==> flow/design.v <==
module S_AXI_LITE#(
		parameter integer S_AXI_LITE_SIZE = 5,
		parameter integer S_AXI_DATA_SIZE = 32 
		)(
		input S_AXI_ACLK,
		input S_AXI_ARESETN,
        input  [ 31 : 0] S_AXI_LITE_ARADDR,
        output S_AXI_LITE_ARREADY,
        input  S_AXI_LITE_ARVALID,
        output S_AXI_LITE_RVALID,
        input  S_AXI_LITE_RREADY,
        output [S_AXI_DATA_SIZE - 1: 0] S_AXI_LITE_RDATA,
        input  [ 31 : 0] S_AXI_LITE_AWADDR,
        output S_AXI_LITE_AWREADY,
        input  S_AXI_LITE_AWVALID,
        input  S_AXI_LITE_WVALID,
        output S_AXI_LITE_WREADY,
        input  [S_AXI_DATA_SIZE - 1: 0] S_AXI_LITE_WDATA,
        output S_AXI_LITE_BVALID,
        input S_AXI_LITE_BREADY
		);
		reg [S_AXI_DATA_SIZE - 1: 0] axi_reg0;
		reg [S_AXI_DATA_SIZE - 1: 0] axi_reg1;
		reg [S_AXI_DATA_SIZE - 1: 0] axi_reg2;
		reg [S_AXI_DATA_SIZE - 1: 0] axi_reg3;
		reg [S_AXI_DATA_SIZE - 1: 0] axi_reg4;
		reg [S_AXI_DATA_SIZE - 1: 0] axi_reg5;
        reg [ 31 : 0] axi_araddr ;
        reg [ 31 : 0] axi_awaddr ;
        reg [S_AXI_DATA_SIZE - 1: 0] axi_wdata;
        reg [S_AXI_DATA_SIZE - 1: 0] axi_rdata;
        reg awready;
        reg wready;
        reg awlatch;
        reg bvalid;
        reg axi_wen;
        reg axi_wack;
        reg arready;
        reg rvalid;
        reg axi_rvalid;
        assign S_AXI_LITE_AWREADY = awready;
        assign S_AXI_LITE_WREADY  = wready;
        assign S_AXI_LITE_BVALID = bvalid;
        assign S_AXI_LITE_ARREADY = arready;
        assign S_AXI_LITE_RVALID = axi_rvalid;
        assign S_AXI_LITE_RDATA = axi_rdata;
        always@(posedge S_AXI_ACLK)
          if(S_AXI_ARESETN == 'b0)
            bvalid <= 0;
          else if(S_AXI_LITE_BREADY && ~bvalid)
            bvalid <= 'b1;
          else
            bvalid <= 'b0;
        always@(posedge S_AXI_ACLK)
          if(S_AXI_ARESETN == 'b0)
            awready <= 'b0;
          else if(S_AXI_LITE_AWVALID && S_AXI_LITE_WVALID && ~awready)
            awready <= 'b1;
          else if(wready)
            awready <= 'b0;
          else
            awready <= awready;
        always@(posedge S_AXI_ACLK)
            if(S_AXI_ARESETN == 'b0)
                axi_awaddr <= 0;
            else if (awready)
                axi_awaddr <= S_AXI_LITE_AWADDR;
            else
                axi_awaddr <= axi_awaddr;
        always@(posedge S_AXI_ACLK)
          if(S_AXI_ARESETN == 'b0)
            wready <= 0;
          else if(S_AXI_LITE_WVALID && ~wready && awready)
            wready <= 'b1;
          else
            wready <= 'b0;
        always@(posedge S_AXI_ACLK)
          if(S_AXI_ARESETN == 'b0) begin
            axi_wdata <= 0;
            axi_wen <= 0;
          end else if(awready && wready) begin
            axi_wdata <= S_AXI_LITE_WDATA;
            axi_wen <= 'b1;
          end else if(axi_wen)
            axi_wen <= 'b0;
          else begin
            axi_wdata <= axi_wdata;
            axi_wen <= axi_wen;
          end
        always@(posedge S_AXI_ACLK)
          if(S_AXI_ARESETN == 'b0)begin
		    axi_reg0 <= 0;
		    axi_reg1 <= 0;
		    axi_reg2 <= 0;
		    axi_reg3 <= 0;
		    axi_reg4 <= 0;
		    axi_reg5 <= 0;
		  end else if (axi_awaddr[ S_AXI_LITE_SIZE - 1 :0] == 5'd0)begin
            if(axi_wen) begin
             axi_reg0<= axi_wdata;
             axi_wack <= 'b1;
            end else begin
             axi_reg0<= axi_reg0;
             axi_wack <= 'b0;
            end
		  end else if (axi_awaddr[ S_AXI_LITE_SIZE - 1 :0] == 5'd4)begin
            if(axi_wen) begin
             axi_reg1<= axi_wdata;
             axi_wack <= 'b1;
            end else begin
             axi_reg1<= axi_reg1;
             axi_wack <= 'b0;
            end
		  end else if (axi_awaddr[ S_AXI_LITE_SIZE - 1 :0] == 5'd8)begin
            if(axi_wen) begin
             axi_reg2<= axi_wdata;
             axi_wack <= 'b1;
            end else begin
             axi_reg2<= axi_reg2;
             axi_wack <= 'b0;
            end
		  end else if (axi_awaddr[ S_AXI_LITE_SIZE - 1 :0] == 5'd12)begin
            if(axi_wen) begin
             axi_reg3<= axi_wdata;
             axi_wack <= 'b1;
            end else begin
             axi_reg3<= axi_reg3;
             axi_wack <= 'b0;
            end
		  end else if (axi_awaddr[ S_AXI_LITE_SIZE - 1 :0] == 5'd16)begin
            if(axi_wen) begin
             axi_reg4<= axi_wdata;
             axi_wack <= 'b1;
            end else begin
             axi_reg4<= axi_reg4;
             axi_wack <= 'b0;
            end
		  end else if (axi_awaddr[ S_AXI_LITE_SIZE - 1 :0] == 5'd20)begin
            if(axi_wen) begin
             axi_reg5<= axi_wdata;
             axi_wack <= 'b1;
            end else begin
             axi_reg5<= axi_reg5;
             axi_wack <= 'b0;
            end
		  end
        always@(posedge  S_AXI_ACLK)
          if(S_AXI_ARESETN == 'b0)
            arready <= 'b0;
          else if(S_AXI_LITE_ARVALID && ~arready)
            arready <= 'b1;
          else
            arready <= 'b0;
        always@(posedge S_AXI_ACLK)
          if(S_AXI_ARESETN == 'b0)
            axi_araddr <= 0;
          else if(arready)
            axi_araddr <= S_AXI_LITE_ARADDR;
          else
            axi_araddr <= axi_araddr;
        always@(posedge  S_AXI_ACLK)
          if(S_AXI_ARESETN == 'b0)
            rvalid <= 'b0;
          else if(arready && S_AXI_LITE_RREADY && ~rvalid)
            rvalid <= 'b1;
          else
            rvalid <= 'b0;
        always@(posedge S_AXI_ACLK)
          if(S_AXI_ARESETN == 'b0)begin
            axi_rvalid <= 'b0;
            axi_rdata <= 'b0;
		  end else if(axi_araddr[ S_AXI_LITE_SIZE - 1 :0] == 5'd0)begin
            if(rvalid)begin
              axi_rdata <= axi_reg0;
              axi_rvalid <= 'b1;
            end else begin
              axi_rvalid <= 'b0;
              axi_rdata <= axi_rdata;
            end
		  end else if(axi_araddr[ S_AXI_LITE_SIZE - 1 :0] == 5'd4)begin
            if(rvalid)begin
              axi_rdata <= axi_reg1;
              axi_rvalid <= 'b1;
            end else begin
              axi_rvalid <= 'b0;
              axi_rdata <= axi_rdata;
            end
		  end else if(axi_araddr[ S_AXI_LITE_SIZE - 1 :0] == 5'd8)begin
            if(rvalid)begin
              axi_rdata <= axi_reg2;
              axi_rvalid <= 'b1;
            end else begin
              axi_rvalid <= 'b0;
              axi_rdata <= axi_rdata;
            end
		  end else if(axi_araddr[ S_AXI_LITE_SIZE - 1 :0] == 5'd12)begin
            if(rvalid)begin
              axi_rdata <= axi_reg3;
              axi_rvalid <= 'b1;
            end else begin
              axi_rvalid <= 'b0;
              axi_rdata <= axi_rdata;
            end
		  end else if(axi_araddr[ S_AXI_LITE_SIZE - 1 :0] == 5'd16)begin
            if(rvalid)begin
              axi_rdata <= axi_reg4;
              axi_rvalid <= 'b1;
            end else begin
              axi_rvalid <= 'b0;
              axi_rdata <= axi_rdata;
            end
		  end else if(axi_araddr[ S_AXI_LITE_SIZE - 1 :0] == 5'd20)begin
            if(rvalid)begin
              axi_rdata <= axi_reg5;
              axi_rvalid <= 'b1;
            end else begin
              axi_rvalid <= 'b0;
              axi_rdata <= axi_rdata;
            end
			end else begin
              axi_rvalid <= 'b0;
              axi_rdata <= axi_rdata;
            end
endmodule
* Reports on S_AXI_LITE
Tool output for the design above, in the order of the flow. Line numbers count from 1 in the design file above. Operators carry their Yosys type and port widths (W data, S select, Z words). Library cell names are shortened. Not given: n/a
Design: design top S_AXI_LITE, clock port S_AXI_ACLK, library sky130hd, corner tt_025C_1v80

* Elaborated design
Yosys after proc, flatten, opt, wreduce and memory -nomap, before mapping. Memory bits, and registers merged into a memory's read port (data or address), are not among the register bits. Print and check cells are not counted. Equal cells are merged and count once.
Bit counts: register bits 273, latch bits 0, RAM bits 0, bits in read-only memories 0, word width x clocked read ports 0, memories kept 0, input port bits 103, output and inout port bits 37
Operators by class: add/subtract/negate cells 0, multipliers 0, div/mod/pow operators 0, magnitude comparators 0, equal/unequal tests 16, shifts and indexed selects 0, mux-type cells 26, bitwise operators 10, reduce/logical cells 20
Operator list (count):
- $mux W32 | 12
- $eq A5 B4 Y1 const B | 4
- $eq A5 B5 Y1 const B | 4
- $reduce_and A7 Y1 | 2
- $mux W1 | 14
- $ne A2 B2 Y1 const B | 6
- $not A1 Y1 | 10
- $eq A5 B3 Y1 const B | 2
- $logic_not A5 Y1 | 2
- $logic_and A1 B1 Y1 | 9
- $reduce_and A6 Y1 | 1
- $reduce_bool A6 Y1 | 1
- $reduce_and A5 Y1 | 1
- $reduce_and A4 Y1 | 1
- $reduce_and A3 Y1 | 1
- $reduce_and A2 Y1 | 1
- $reduce_bool A2 Y1 | 1

* Logic depth
Depth = most cells in a row (Yosys ltp): at word level without a register or memory, in the mapped netlist without a sequential cell, where the memories' decode and read muxes count.
Depth: depth in word-level cells 7, ABC_AREA 1, gate-level depth with buffers 12, gate-level depth less buffers 10

* Netlist
Yosys stat after the flow's synthesis: flattened, memories mapped to cells. It holds for the ABC_AREA given above (unset counts as 0); a run with the other value may have another netlist.
Cell types (count):
- dfxtp_1 | 273
- a21oi_1 | 280
- o21ai_0 | 210
- nand2_1 | 238
- inv_1 | 128
- clkbuf_1 | 100
- nand3_1 | 73
- o21ai_1 | 51
- nand4_1 | 34
- nor2_1 | 47
- inv_2 | 42
- buf_2 | 10
- nor4_4 | 1
- nor3_4 | 1
- nor4_2 | 1
- nor2_4 | 1
- nor3_1 | 2
- nor3_2 | 1
Not listed: further types 4, cells in them 4.
Mapped netlist: cells in the netlist 1497, synthesis area 10986.8 µm², sequential area 5465.2 µm², mapped flip-flops 273

* Worst setup path after synthesis
Path of least setup slack by OpenSTA after synthesis, without wires, with an ideal clock, recovery checks aside; 20% of the period is set as input and as output delay. Where synthesis merged equal registers, the netlist keeps one of their names.
Timing path after synthesis: path kind input port to flip-flop, from in S_AXI_ARESETN, to reg axi_wdata[17], clock period 4.0 ns, input delay 0.800 ns, library setup time 0.070 ns, launch time at the first pin 0.800 ns, data arrival time 1.612 ns, required time 3.930 ns, path slack 2.318 ns, path delay 0.882 ns, stages on the path 5, synthesis period reached 1.682 ns
"path delay" is the arrival time less input delay plus setup time. "stages on the path": output pins that drive a net of the path, with the launching flip-flop's if there is one; two outputs of one cell count as two. "synthesis period reached" = period - worst setup slack (recovery checks aside). The figure is calculated, with input and output delays left at 20% of the set period. A register here has more assigning lines than the two given.
Between the ends, after synthesis: path through clkinv_1 -> nor2_1 -> clkbuf_1 -> nand2_1 -> o21ai_1
RTL lines, path after synthesis:
- from (decl) | line 6 | input S_AXI_ARESETN,
- to (assign) | line 79 | axi_wdata <= 0;
- to (assign) | line 87 | axi_wdata <= axi_wdata;
- to (decl) | line 30 | reg [S_AXI_DATA_SIZE - 1: 0] axi_wdata;
Chain of elaborated cells between the ends: none given.

* Path in the finished layout
From the final timing report of job 1: the path of least setup slack in the routed layout; clock arrival at registers is part of the times.
Timing path after layout: path kind flip-flop to flip-flop, from reg axi_araddr[0], to reg axi_rdata[28], clock period 4.0 ns, library setup time 0.07 ns, launch time at the first pin 0.56 ns, data arrival time 3.17 ns, required time 4.50 ns, path slack 1.33 ns, stages on the path 9
Between the ends stands the longest chain of elaborated cells between them, by number of cells; it is not shown to be the way that was timed. Of several equally long chains one is given. A line is the first line of the expression or statement that the cell stems from. Yosys adds cells for indexed reads and writes and turns some case tables into memories. A register here has more assigning lines than the two given.
Between the ends, after layout: path through dfxtp_1 -> nor2_4 -> nand2_1 -> nor3_4 -> buf_4 -> a21oi_1 -> nand2_1 -> nand2_1 -> a21oi_1, cells in the longest elaborated chain 7
RTL lines, path after layout:
- from (assign) | line 156 | axi_araddr <= 0;
- from (assign) | line 160 | axi_araddr <= axi_araddr;
- $eq A5 B5 Y1 | line 212 | end else if(axi_araddr[ S_AXI_LITE_SIZE - 1 :0] == 5'd20)begin
- $mux W32 | line 212
- $mux W32 | line 204 | end else if(axi_araddr[ S_AXI_LITE_SIZE - 1 :0] == 5'd16)begin
- $mux W32 | line 196 | end else if(axi_araddr[ S_AXI_LITE_SIZE - 1 :0] == 5'd12)begin
- $mux W32 | line 188 | end else if(axi_araddr[ S_AXI_LITE_SIZE - 1 :0] == 5'd8)begin
- $mux W32 | line 180 | end else if(axi_araddr[ S_AXI_LITE_SIZE - 1 :0] == 5'd4)begin
- $mux W32 | line 172 | end else if(axi_araddr[ S_AXI_LITE_SIZE - 1 :0] == 5'd0)begin
- to (assign) | line 174 | axi_rdata <= axi_reg0;
- to (assign) | line 178 | axi_rdata <= axi_rdata;
- to (decl) | line 31 | reg [S_AXI_DATA_SIZE - 1: 0] axi_rdata;

FLOW RESULTS
============

S_AXI_LITE through Yosys and OpenROAD on sky130hd: 2 stored runs, unordered, with their settings and measured results. The constraints put input and output delay at 20% of the set period each and load the outputs with 0.01 pF.

[job 1] flow files
==> flow/run.sh <==
#!/bin/bash
# the make line also repeats the synthesis and layout settings of config.mk as NAME=value (left out here)
make -C /OpenROAD-flow-scripts/flow DESIGN_CONFIG=/design/flow/config.mk WORK_HOME=/design/flow/orfs CLKGATE_MAP_FILE= finish
==> flow/config.mk <==
export PLATFORM = sky130hd
export DESIGN_NAME = S_AXI_LITE
export DESIGN_NICKNAME = S_AXI_LITE
export VERILOG_FILES = /design/flow/design.v
export SDC_FILE = /design/flow/constraint.sdc
export NUM_CORES = 4
export LEC_CHECK = 0
export ABC_AREA = 1
export CAP_MARGIN = 20
export CELL_PAD_IN_SITES_DETAIL_PLACEMENT = 1
export CELL_PAD_IN_SITES_GLOBAL_PLACEMENT = 2
export CORE_MARGIN = 2
export CORE_UTILIZATION = 40
export CTS_CLUSTER_DIAMETER = 354
export SETUP_SLACK_MARGIN = 0.67
export SLEW_MARGIN = 20
export TNS_END_PERCENT = 25
==> flow/constraint.sdc <==
create_clock -name core_clock -period 4.0 [get_ports {S_AXI_ACLK}]
set_input_delay 0.8000 -clock core_clock [delete_from_list [all_inputs] [get_ports {S_AXI_ACLK}]]
set_output_delay 0.8000 -clock core_clock [all_outputs]
set_load 0.01 [all_outputs]

[job 1] result: setup slack of the critical path 1.330 ns; area of the synthesized netlist 10,986.8 µm²; die area 28,808.3 µm²; summed negative setup slack 0.000 ns; worst hold slack in the final report 0.408 ns; standard-cell area after layout 13,143.9 µm²

[job 2] flow files
==> flow/run.sh <==
#!/bin/bash
# the make line also repeats the synthesis and layout settings of config.mk as NAME=value (left out here)
make -C /OpenROAD-flow-scripts/flow DESIGN_CONFIG=/design/flow/config.mk WORK_HOME=/design/flow/orfs CLKGATE_MAP_FILE= finish
==> flow/config.mk <==
export PLATFORM = sky130hd
export DESIGN_NAME = S_AXI_LITE
export DESIGN_NICKNAME = S_AXI_LITE
export VERILOG_FILES = /design/flow/design.v
export SDC_FILE = /design/flow/constraint.sdc
export NUM_CORES = 4
export LEC_CHECK = 0
export ABC_AREA = 0
export CAP_MARGIN = 35
export CELL_PAD_IN_SITES_DETAIL_PLACEMENT = 1
export CELL_PAD_IN_SITES_GLOBAL_PLACEMENT = 2
export CORE_ASPECT_RATIO = 0.56
export CORE_MARGIN = 7
export CORE_UTILIZATION = 40
export CTS_CLUSTER_DIAMETER = 354
export GPL_TIMING_DRIVEN = 0
export MIN_ROUTING_LAYER = met2
export SETUP_SLACK_MARGIN = 0.67
export SLEW_MARGIN = 20
export TNS_END_PERCENT = 25
==> flow/constraint.sdc <==
create_clock -name core_clock -period 4.0 [get_ports {S_AXI_ACLK}]
set_input_delay 0.8000 -clock core_clock [delete_from_list [all_inputs] [get_ports {S_AXI_ACLK}]]
set_output_delay 0.8000 -clock core_clock [all_outputs]
set_load 0.01 [all_outputs]

[job 2] result: setup slack of the critical path 1.265 ns; area of the synthesized netlist 11,195.7 µm²; die area 33,067.9 µm²; summed negative setup slack 0.000 ns; worst hold slack in the final report 0.424 ns; standard-cell area after layout 13,474.2 µm²
